==> flow/design.v <==
`timescale 1ns / 1ps
module clock_div  #(
	parameter int COUNT_VAL = 1)(
    input logic clock,
    input logic reset,
    output logic div_clock,
    output logic tick
    );
logic [$clog2(COUNT_VAL):0] count;
localparam COUNT_VAL_n = COUNT_VAL / 2;
assign tick = (count == COUNT_VAL_n - 1) && (div_clock == 1'b0);
always_ff @(posedge clock or posedge reset)
    begin
        if(reset) begin
           count <= 'b0;
           div_clock <= 'b0;
         end
         else if (count == COUNT_VAL_n -1) begin
           count <= 'b0;
           div_clock <= ~div_clock;
         end
         else begin
           count <= count +1;
           div_clock <= div_clock; 
         end
    end
endmodule
`timescale 1ns / 1ps
module vga_controller #( 
    parameter h_actv_pixel = 640,
    parameter h_sync_pulse = 96,
    parameter h_back_porch = 48,
    parameter h_front_porch = 16,
    parameter h_sync_pol = 0,
    parameter v_actv_pixel = 480,
    parameter v_sync_pulse = 2,
    parameter v_back_porch = 33,
    parameter v_front_porch = 10,
    parameter v_sync_pol = 0    
)(
    input logic clk,    
    input logic ce,     
    input logic reset,  
    output logic h_sync,  
    output logic v_sync,  
    output logic [11:0] h_counter_out,  
    output logic [11:0] v_counter_out,  
    output logic disp_enable   
    );
    localparam v_tot_pixel = v_sync_pulse + v_back_porch + v_actv_pixel + v_front_porch;
    localparam h_tot_pixel = h_sync_pulse + h_back_porch + h_actv_pixel + h_front_porch;
    localparam beg_of_v_sync = v_actv_pixel + v_front_porch ;
    localparam end_of_v_sync = v_sync_pulse + v_actv_pixel + v_front_porch -1 ;
    localparam beg_of_h_sync = h_actv_pixel + h_front_porch ;
    localparam end_of_h_sync = h_sync_pulse + h_actv_pixel + h_front_porch -1 ;
    logic [11:0]  v_counter;
    logic [11:0]  h_counter;
    always_ff @(posedge clk or  posedge reset )begin
        if (reset)begin     
            v_counter <= 0;  
            h_counter <= 0;
            h_sync <= ~h_sync_pol;
            v_sync <= ~v_sync_pol;
            h_counter_out <= 0;
            v_counter_out <= 0;
        end
        else if (ce) begin
            h_counter_out <= h_counter;
            v_counter_out <= v_counter;
            if (h_counter < (h_tot_pixel-1))begin
                h_counter <= h_counter + 1 ;
            end
            else begin
                h_counter <= 0;
                if (v_counter < (v_tot_pixel -1))
                    v_counter <= v_counter + 1 ;
                else 
                    v_counter <= 0;
            end
            if(h_counter >= beg_of_h_sync && h_counter <= end_of_h_sync)begin
                h_sync <= h_sync_pol; 
            end           
            else begin
                h_sync <= ~h_sync_pol;
            end
            if (v_counter >= beg_of_v_sync && v_counter <= end_of_v_sync)
                v_sync <= v_sync_pol;
            else
                v_sync <= ~v_sync_pol;
        end
    end 
    always_ff @(posedge clk or  posedge reset)begin
        if(reset)begin
            disp_enable <= 0;
        end
        else if (ce) begin
            if ((v_counter <= v_actv_pixel-1) & (h_counter <= h_actv_pixel-1) )
                disp_enable <= 1;
            else 
                disp_enable <= 0; 
            end
    end
endmodule
`timescale 1ns / 1ps
module line_drawer(
    input logic [11:0] nx0,ny0,nx1,ny1,
    input logic  disp_en,
    input logic [11:0] v_cntr,
    input logic [11:0] h_cntr,
    input logic clk,
    input logic ce,
    input logic rst, 
    input logic Vsync,
    output logic [11:0] y, x
    );
    logic [11:0] x0;
    logic [11:0] y0;
    logic [11:0] x1;
    logic [11:0] y1;
    logic [11:0] n,w;
    logic [11:0] w0,n0,w1,n1;
    localparam logic [1:0] set_drawer = 2'd0;
    localparam logic [1:0] loop_drawer = 2'd1;
    localparam logic [1:0] low_high = 2'd2;
    localparam logic [1:0] reset_state = 2'd3;
    logic [1:0] drw_s;  
    logic [11:0] dw,dn;
    int  D;
    localparam int offset_D = 32'hffff;
    logic [11:0] w_cntr;
    logic low_or_high;   
    logic n_dir ; 
    always_ff @(posedge clk or posedge rst)begin
            if(rst)begin
                x0 <= 12'd2;
                y0 <= 12'd7;
                x1 <= 12'd9;
                y1 <= 12'd2;
                w0 <= 'd0;
                n0 <= 'd0;
                w1 <= 'd0;
                n1 <= 'd0;
                n <= 'd0;
                w <= 'd0;
                dw <= 'd0;
                dn <= 'd0;
                D <= 0;
                n_dir <= 1'b0;
                low_or_high <= 1'b0;
                x <= 12'hfff;
                y <= 12'hfff;
                w_cntr <= 'd0;
                drw_s <= low_high;
            end 
            else if (ce) begin
                case(drw_s) 
                    low_high:begin
                                if(x0 >  x1 && y0 > y1 )begin
                                    if((x0 - x1) > (y0 - y1))begin
                                        low_or_high <= 1'b1 ;
                                    end
                                    else begin
                                        low_or_high <= 1'b0 ;
                                    end
                                end
                                else if(x0 >  x1 && y0 < y1 )begin
                                    if((x0 - x1) > (y1 - y0))begin
                                        low_or_high <= 1'b1 ;
                                    end
                                    else begin
                                        low_or_high <= 1'b0 ;
                                    end
                                end
                                else if(x0 <  x1 && y0 > y1 )begin
                                    if((x1 - x0) > (y0 - y1))begin
                                        low_or_high <= 1'b1 ;
                                    end
                                    else begin
                                        low_or_high <= 1'b0 ;
                                    end
                                end
                                else if(x0 <  x1 && y0 < y1 )begin
                                    if((x1 - x0) > (y1 - y0))begin
                                        low_or_high <= 1'b1 ;
                                    end
                                    else begin
                                        low_or_high <= 1'b0 ;
                                    end
                                end 
                                drw_s <= set_drawer;                                                                                            
                            end
                    set_drawer:begin
                                    if(low_or_high == 1'b1)begin  
                                        if(x0 > x1)begin 
                                            {w0, n0, w1, n1} <= {x1,y1,x0,y0}; 
                                            dw <= x0 - x1;
                                            if(y0 > y1) begin
                                                dn <= y0 - y1;
                                                D <= 2*(y0 - y1) - (x0 - x1) + offset_D; 
                                                n_dir <= 1'b0;  
                                            end
                                            else begin
                                                dn <= y1 - y0;
                                                D <= 2*(y1 - y0) - (x0 - x1) + offset_D; 
                                                n_dir <= 1'b0;  
                                            end
                                            n <= y1;
                                            w <= x1; 
                                            w_cntr <= 'd0;
                                            drw_s <= loop_drawer;
                                        end
                                        else begin
                                            {w0, n0, w1, n1} <= {x0,y0,x1,y1}; 
                                            dw <= x1 - x0;
                                            if(y1 > y0) begin
                                                dn <= y1 - y0;
                                                D <= 2*(y1 - y0) - (x1 - x0) + offset_D;
                                                n_dir <= 1'b1;  
                                            end
                                            else begin
                                                dn <= y0 - y1;
                                                D <= 2*(y0 - y1) - (x1 - x0) + offset_D;
                                                n_dir <= 1'b0;  
                                            end
                                            n <= y0;
                                            w <= x0; 
                                            w_cntr <= 'd0;
                                            drw_s <= loop_drawer;
                                        end
                                    end
                                    else begin     
                                        if(y0 > y1)begin 
                                           {w0, n0, w1, n1} <= {y1,x1,y0,x0}; 
                                           dw <= y0 - y1; 
                                           if(x0 > x1) begin
                                               dn <= x0 - x1;
                                               n_dir <= 1'b0;  
                                               D <= 2*(x0 - x1) - (y0 - y1) + offset_D;
                                           end
                                           else begin
                                               dn <= x1 - x0;
                                               n_dir <= 1'b1;  
                                               D <= 2*(x1 - x0) - (y0 - y1) + offset_D;
                                           end
                                           n <= x0;
                                           w <= y1; 
                                           w_cntr <= 'd0;
                                           drw_s <= loop_drawer;
                                        end
                                        else begin  
                                            {w0, n0, w1, n1} <= {y0,x0,y1,x1}; 
                                            dw <= y1 - y0;
                                            if(x0 > x1) begin
                                              dn <= x0 - x1;
                                              n_dir <= 1'b0;  
                                              D <= 2*(x0 - x1) - (y1 - y0) + offset_D;
                                            end
                                            else begin
                                              dn <= x1 - x0;
                                              n_dir <= 1'b1;  
                                              D <= 2*(x1 - x0) - (y1 - y0) + offset_D;
                                            end
                                            n <= x0;
                                            w <= y0; 
                                            w_cntr <= 'd0;
                                            drw_s <= loop_drawer;
                                        end
                                    end
                                end
                    loop_drawer:begin
                                    if(low_or_high == 1'b1)
                                        {x,y} <= {w,n};
                                    else
                                        {x,y} <= {n,w};
                                    if(  (low_or_high == 1'b1) && (h_cntr +1 == w0 + w_cntr) ||    ((low_or_high == 1'b0) && (v_cntr == w0 + w_cntr && h_cntr > n ) ))begin  
                                        w_cntr <= w_cntr + 1;  
                                        w <= w + 1;
                                        if( D > (12'd0 + offset_D) )begin   
                                            if(n_dir == 1'b0)begin 
                                                n <= n - 1;
                                            end
                                            if(n_dir == 1'b1)begin 
                                                n <= n + 1; 
                                            end
                                            D <= D - 2*dw  + 2*dn;
                                        end
                                        else begin
                                        D <= D + 2*dn;
                                        end
                                    end 
                                    if(((low_or_high == 1'b1) && (w_cntr + w0 == w1)) ||    ((low_or_high == 1'b0) && (w_cntr + w0 == w1+1))) begin  
                                        w_cntr <= 'd0; 
                                        n <= n0;
                                        w <= w0;
                                        drw_s <= set_drawer;   
                                    end
                                end
                endcase        
                if(x0 != nx0 || y0 != ny0 || x1 != nx1 || y1 != ny1)begin
                    {x0, y0, x1, y1} <= {nx0, ny0, nx1, ny1};
                    drw_s <= low_high;
                end
            end
        end
endmodule
`timescale 1ns / 1ps
module drawing_line_top(
    input logic clk,
    input logic rst,
    output logic Hsync,
    output logic Vsync,
    output logic [3:0] vgaRed,
    output logic [3:0] vgaGreen,
    output logic [3:0] vgaBlue,
    input logic [11:0] x0,y0,x1,y1,
    output logic disp_en,
    output logic vga_clk,
    output logic [11:0] v_cntr, h_cntr
    );
    logic  vga_clk_buff;
    logic  vga_ce;
    clock_div#(4) vga_clk_mod(.clock(clk), .reset(rst), .div_clock(vga_clk_buff), .tick(vga_ce) ); 
    logic [11:0] v_cntr_buff, h_cntr_buff;
    logic Hsync_buff, Vsync_buff, disp_en_buff;   
    vga_controller#(
         .h_actv_pixel(50), 
         .h_sync_pulse(2),
         .h_back_porch(1),
         .h_front_porch(3),
         .h_sync_pol(0),
         .v_actv_pixel(60),
         .v_sync_pulse(1),
         .v_back_porch(1),
         .v_front_porch(1),
         .v_sync_pol(0)
    ) vgatxt(.clk(clk), .ce(vga_ce), .reset(rst), .h_sync(Hsync_buff), .v_sync(Vsync_buff), .h_counter_out(h_cntr_buff), .v_counter_out(v_cntr_buff), .disp_enable(disp_en_buff));
    logic [11:0] pix_y,pix_x;  
    line_drawer drw1(.nx0(x0), .nx1(x1),.disp_en(disp_en_buff), .rst(rst), .Vsync(Vsync_buff), .ny0(y0), .ny1(y1), .v_cntr(v_cntr_buff), .h_cntr(h_cntr_buff), .clk(clk), .ce(vga_ce), .y(pix_y), .x(pix_x)); 
    logic [3:0] red_r, green_r, blue_r;  
    assign {vgaRed, vgaGreen, vgaBlue} = {red_r, green_r, blue_r}; 
    always_ff @(posedge clk or posedge rst)begin
        if (rst) begin
            {red_r, green_r, blue_r} <= {4'b0 ,4'b0 , 4'b0};
        end
        else if (vga_ce) begin
            if (( (h_cntr_buff == pix_x && v_cntr_buff == pix_y ))&& disp_en_buff == 1'b1 )begin
                {red_r, green_r, blue_r} <= {4'hf,4'b0,4'b0};
            end  
            else if (disp_en_buff == 1'b1) begin
                {red_r, green_r, blue_r} <= {4'b1111,4'b1111,4'b1111};
            end
            else begin
                {red_r, green_r, blue_r} <= {4'b0 ,4'b0 , 4'b0}; 
            end
        end
    end
    assign vga_clk = vga_clk_buff;
    always_ff @(posedge clk or posedge rst)begin
        if (rst) begin
            v_cntr <= 12'd0;
            h_cntr <= 12'd0;
            Vsync <= 1'b1;
            Hsync <= 1'b1;
            disp_en <= 1'b0;
        end
        else if (vga_ce) begin
            v_cntr <= v_cntr_buff;
            h_cntr <= h_cntr_buff;
            Vsync <= Vsync_buff;
            Hsync <= Hsync_buff;
            disp_en <= disp_en_buff;
        end
    end
endmodule
# Step by step through the tools: drawing_line_top
# What the tools print for drawing_line_top, step after step.
# Lines are those of the file above, counted from 1.
# Library cell names are shortened.
# A cell with - has no value.
# inputs
top	drawing_line_top
clk_port	clk
library	sky130hd
lib_corner	tt_025C_1v80

# Word-level counts
# Counts by Yosys on the flattened word-level netlist (proc, flatten, opt, wreduce; memories kept). Register bits leave out memories and registers merged into their read ports (data or address). Print and check cells are left out.
# bits
register_bits	294
inputBits	50
out_inout_bits	40
elab_cells	207
# op_classes
add_sub_neg	38
compare	19
equal	17
n_mux	63
logic	4
reduce_and_logical	32
# ops
cell	n
12-bit two-way mux	28
32-bit two-way mux	9
32-bit by 16-bit adder with 32-bit output with constant B	8
32-bit subtractor	8
12-bit greater-than comparator	8
12-bit parallel mux with 2-bit select	3
32-bit by 13-bit adder with 32-bit output	2
32-bit == test	2
32-bit parallel mux with 2-bit select	1
12-bit by 1-bit adder with 12-bit output with constant B	5
12-bit by 12-bit subtractor with 13-bit output	4
12-bit subtractor	4
12-bit == test	4
12-bit inequality test	4
12-bit by 6-bit less-or-equal comparator with 1-bit output with constant B	4
32-bit by 13-bit subtractor with 32-bit output	1
32-bit by 16-bit greater-than comparator with 1-bit output with constant B	1
12-bit by 1-bit adder with 13-bit output with constant B	2
12-bit less-than comparator	2
12-bit by 6-bit greater-or-equal comparator with 1-bit output with constant B	2
12-bit by 6-bit less-than comparator with 1-bit output with constant B	2
1-bit two-way mux	15
1-bit logical AND	14
12-bit by 12-bit adder with 13-bit output	1
12-bit by 1-bit subtractor with 12-bit output with constant B	1
12-bit adder	1
3-bit AND reduction	4
4-bit two-way mux	3
# Other operator kinds: 17; their cells: 30.

# Longest topological paths
# Depth = most cells in a row (Yosys ltp): at word level without a register or memory, in the mapped netlist without a sequential cell, where the memories' decode and read muxes count.
# depth
depth_word	8
ABC_AREA	0
mapped_depth	25
depth_no_buf	24

# After synthesis
# Source: synth_stat.txt of the flow (Yosys; design flattened, memories mapped). It holds for the ABC_AREA given above (unset counts as 0); a run with the other value may have another netlist.
# Totals and module areas in this step are rounded.
# types
type	n	type_area_um2
dfrtp_1	253	6.33E+03
ha_1	363	4.54E+03
nand2_1	556	2.09E+03
xnor2_1	215	1.88E+03
o21ai_0	328	1.64E+03
a21oi_1	264	1.32E+03
nor2_1	291	1.09E+03
xor2_1	114	998.458
dfstp_2	36	945.907
inv_1	229	859.574
clkbuf_1	159	596.822
a21o_1	79	593.069
fa_1	28	560.538
o211ai_1	69	517.997
a211oi_1	60	450.432
mux2i_1	43	430.413
nand3_1	77	385.37
nand4_1	55	344.08
# Not listed: further types 83, cells in them 696.
# synth_totals
stdcells	3915
area_um2	30900
seqArea_um2	7280
ff_cells	289
buf_cells	205
# By module: a second synthesis without flattening, with its own total; a netlist apart from the flattened one above.
# unflattened
cells_unflattened	3488
hier_area_um2	29100
# Rows give one instance, submodules left out.
# modules
mod	instances	cells	area_um2	seq_area_um2
line_drawer	1	3168	25300	5170
vga_controller	1	198	2290	1280
drawing_line_top	1	109	1410	728
clock_div #(COUNT_VAL=4)	1	13	161	100

# Worst setup path after synthesis
# OpenSTA on the mapped netlist: ideal clock, no wires. The path of least setup slack (recovery checks aside). Input and output delay are each 20% of the period. Register names are those of the netlist, which keeps one name where synthesis merged equal registers.
# synth_timing
kind	register to register
startpoint	register drw1.y1[1]
endpoint	register drw1.D[16]
tclk_ns	10.0
setup_ns	0.086
t_first_pin_ns	0.000
arrival_time_ns	4.712
required_time_ns	9.914
path_slack_ns	5.202
path_delay_ns	4.798
driving_pins	21
n_path_buf	0
period_less_setup_slack_ns	4.798
# "path_delay_ns" = arrival - input delay + setup time.
# "driving_pins": output pins that drive a net of the path, with the launching flip-flop's if there is one; two outputs of one cell count as two.
# "period_less_setup_slack_ns" is the clock period less the worst setup slack; recovery checks do not enter. This is arithmetic on one report: input and output delays are still those of the set period (20% each).
# Between the ends stands the longest chain of elaborated cells between them, by number of cells; it is not shown to be the way that was timed. Of several equally long chains one is given.
# Each line given opens the expression or statement behind the cell; cells for indexed reads and writes are added by Yosys, which also makes memories of some case tables.
# At most two assigning lines are given for a register; there are more.
# synth_via
cell_sequence	dfstp_2 inv_1 ha_1 nor2b_1 o21ai_0 nand2_1 a21o_1 a21oi_1 xor2_1 ha_1 ha_1 or2_2 a21oi_1 a211oi_1 or3_1 a221oi_1 xnor2_1 a21oi_1 o21ai_0 o211ai_1 a32oi_1
elab_chain_cells	7
cells_between	28
cone_classes	18 x add/sub; 2 x compare; 8 x mux
# synth_lines
element	line_no	source
from (decl)	119	logic [11:0] y1;
from (assign)	138	y1 <= 12'd2;
12-bit by 12-bit subtractor with 13-bit output	261	D <= 2*(x1 - x0) - (y1 - y0) + offset_D;
32-bit subtractor	261
32-bit by 16-bit adder with 32-bit output	261
32-bit two-way mux	253	if(x0 > x1) begin
32-bit two-way mux	232	if(y0 > y1)begin
32-bit two-way mux	193	if(low_or_high == 1'b1)begin
32-bit parallel mux with 2-bit select	156	case(drw_s)
to (assign)	199	D <= 2*(y0 - y1) - (x0 - x1) + offset_D;
to (assign)	204	D <= 2*(y1 - y0) - (x0 - x1) + offset_D;
to (decl)	128	int  D;

# Path in the finished layout
# From the final timing report of record 3: the path of least setup slack in the routed layout; clock arrival at registers is part of the times.
# layout_timing
kind	register to register
startpoint	register drw1.y0[0]
endpoint	register drw1.D[15]
tclk_ns	6.11
setup_ns	0.08
t_first_pin_ns	0.57
arrival_time_ns	5.18
required_time_ns	6.59
path_slack_ns	1.41
driving_pins	22
n_path_buf	2
# Between the ends stands the longest chain of elaborated cells between them, by number of cells; it is not shown to be the way that was timed. Of several equally long chains one is given.
# At most two assigning lines are given for a register; there are more.
# layout_via
cell_sequence	dfstp_2 ha_4 inv_1 fa_2 nand4_1 a31oi_2 nor2_1 o21ai_0 xor2_1 buf_4 buf_6 xnor2_1 ha_1 a21oi_2 nor2b_1 or3_1 o221a_2 a2111oi_4 a311oi_2 a311oi_2 o32ai_1 a31oi_1
elab_chain_cells	7
cells_between	28
cone_classes	18 x add/sub; 2 x compare; 8 x mux
# layout_lines
element	line_no	source
from (decl)	117	logic [11:0] y0;
from (assign)	136	y0 <= 12'd7;
12-bit by 12-bit subtractor with 13-bit output	261	D <= 2*(x1 - x0) - (y1 - y0) + offset_D;
32-bit subtractor	261
32-bit by 16-bit adder with 32-bit output	261
32-bit two-way mux	253	if(x0 > x1) begin
32-bit two-way mux	232	if(y0 > y1)begin
32-bit two-way mux	193	if(low_or_high == 1'b1)begin
32-bit parallel mux with 2-bit select	156	case(drw_s)
to (assign)	199	D <= 2*(y0 - y1) - (x0 - x1) + offset_D;
to (assign)	204	D <= 2*(y1 - y0) - (x0 - x1) + offset_D;
to (decl)	128	int  D;

# drawing_line_top through Yosys and OpenROAD on sky130hd: 6 stored runs, unordered, with their settings and measured results. The constraints put input and output delay at 20% of the set period each and load the outputs with 0.01 pF.
# "period_reached_ns" is the run's clock period less its worst setup slack. It is reckoned from that one timing run; input and output delays stay at 20% of the period that was set.
# Measured values are rounded.
# Settings: -- = not set for that run.
# A result given as -- is not shown for that run.
run name	CAP_MARGIN	CELL_PAD_IN_SITES_DETAIL_PLACEMENT	CELL_PAD_IN_SITES_GLOBAL_PLACEMENT	CORE_UTILIZATION	CTS_CLUSTER_SIZE	GPL_ROUTABILITY_DRIVEN	MAX_ROUTING_LAYER	SLEW_MARGIN	period_ns	CORE_MARGIN	ABC_AREA	CORE_ASPECT_RATIO	GPL_TIMING_DRIVEN	HOLD_SLACK_MARGIN	MIN_ROUTING_LAYER	PLACE_DENSITY_LB_ADDON	TNS_END_PERCENT	SETUP_SLACK_MARGIN	post_route_util_pct	hold_ws_ns	ys_area_um2	die_um2	worstSetupSlack_ns	period_reached_ns	tns_ns
record 1	20	0	1	72	94	0	met4	0	4.95	2	--	--	--	--	--	--	--	--	--	--	--	--	--	--	--
record 2	20	--	3	40	45	--	met4	5	10.0	2	1	0.93	0	0.21	met2	0.08	30	--	--	--	--	--	--	--	--
record 3	20	--	--	40	--	--	--	20	6.11	2	--	--	--	--	--	--	--	1.37	48.0	0.459	30900	79400	1.41	4.697	0.000
record 4	0	--	--	40	81	--	met4	20	10.0	2	1	0.66	0	0.16	--	0.26	30	--	45.1	0.463	32400	83300	3.00	7.003	0.000
record 5	20	--	--	40	--	--	--	20	6.21	2	--	--	--	--	--	--	--	--	44.9	0.454	30900	79400	0.546	5.664	0.000
record 6	20	--	--	26	99	0	--	20	4.08	2	--	--	--	0.25	--	0.08	--	--	38.3	0.470	30900	121000	-0.617	4.697	-4.56
# Record 1: no final report: placement broke off with GPL-0301
# Record 2: no final report: placement broke off with FLW-0024
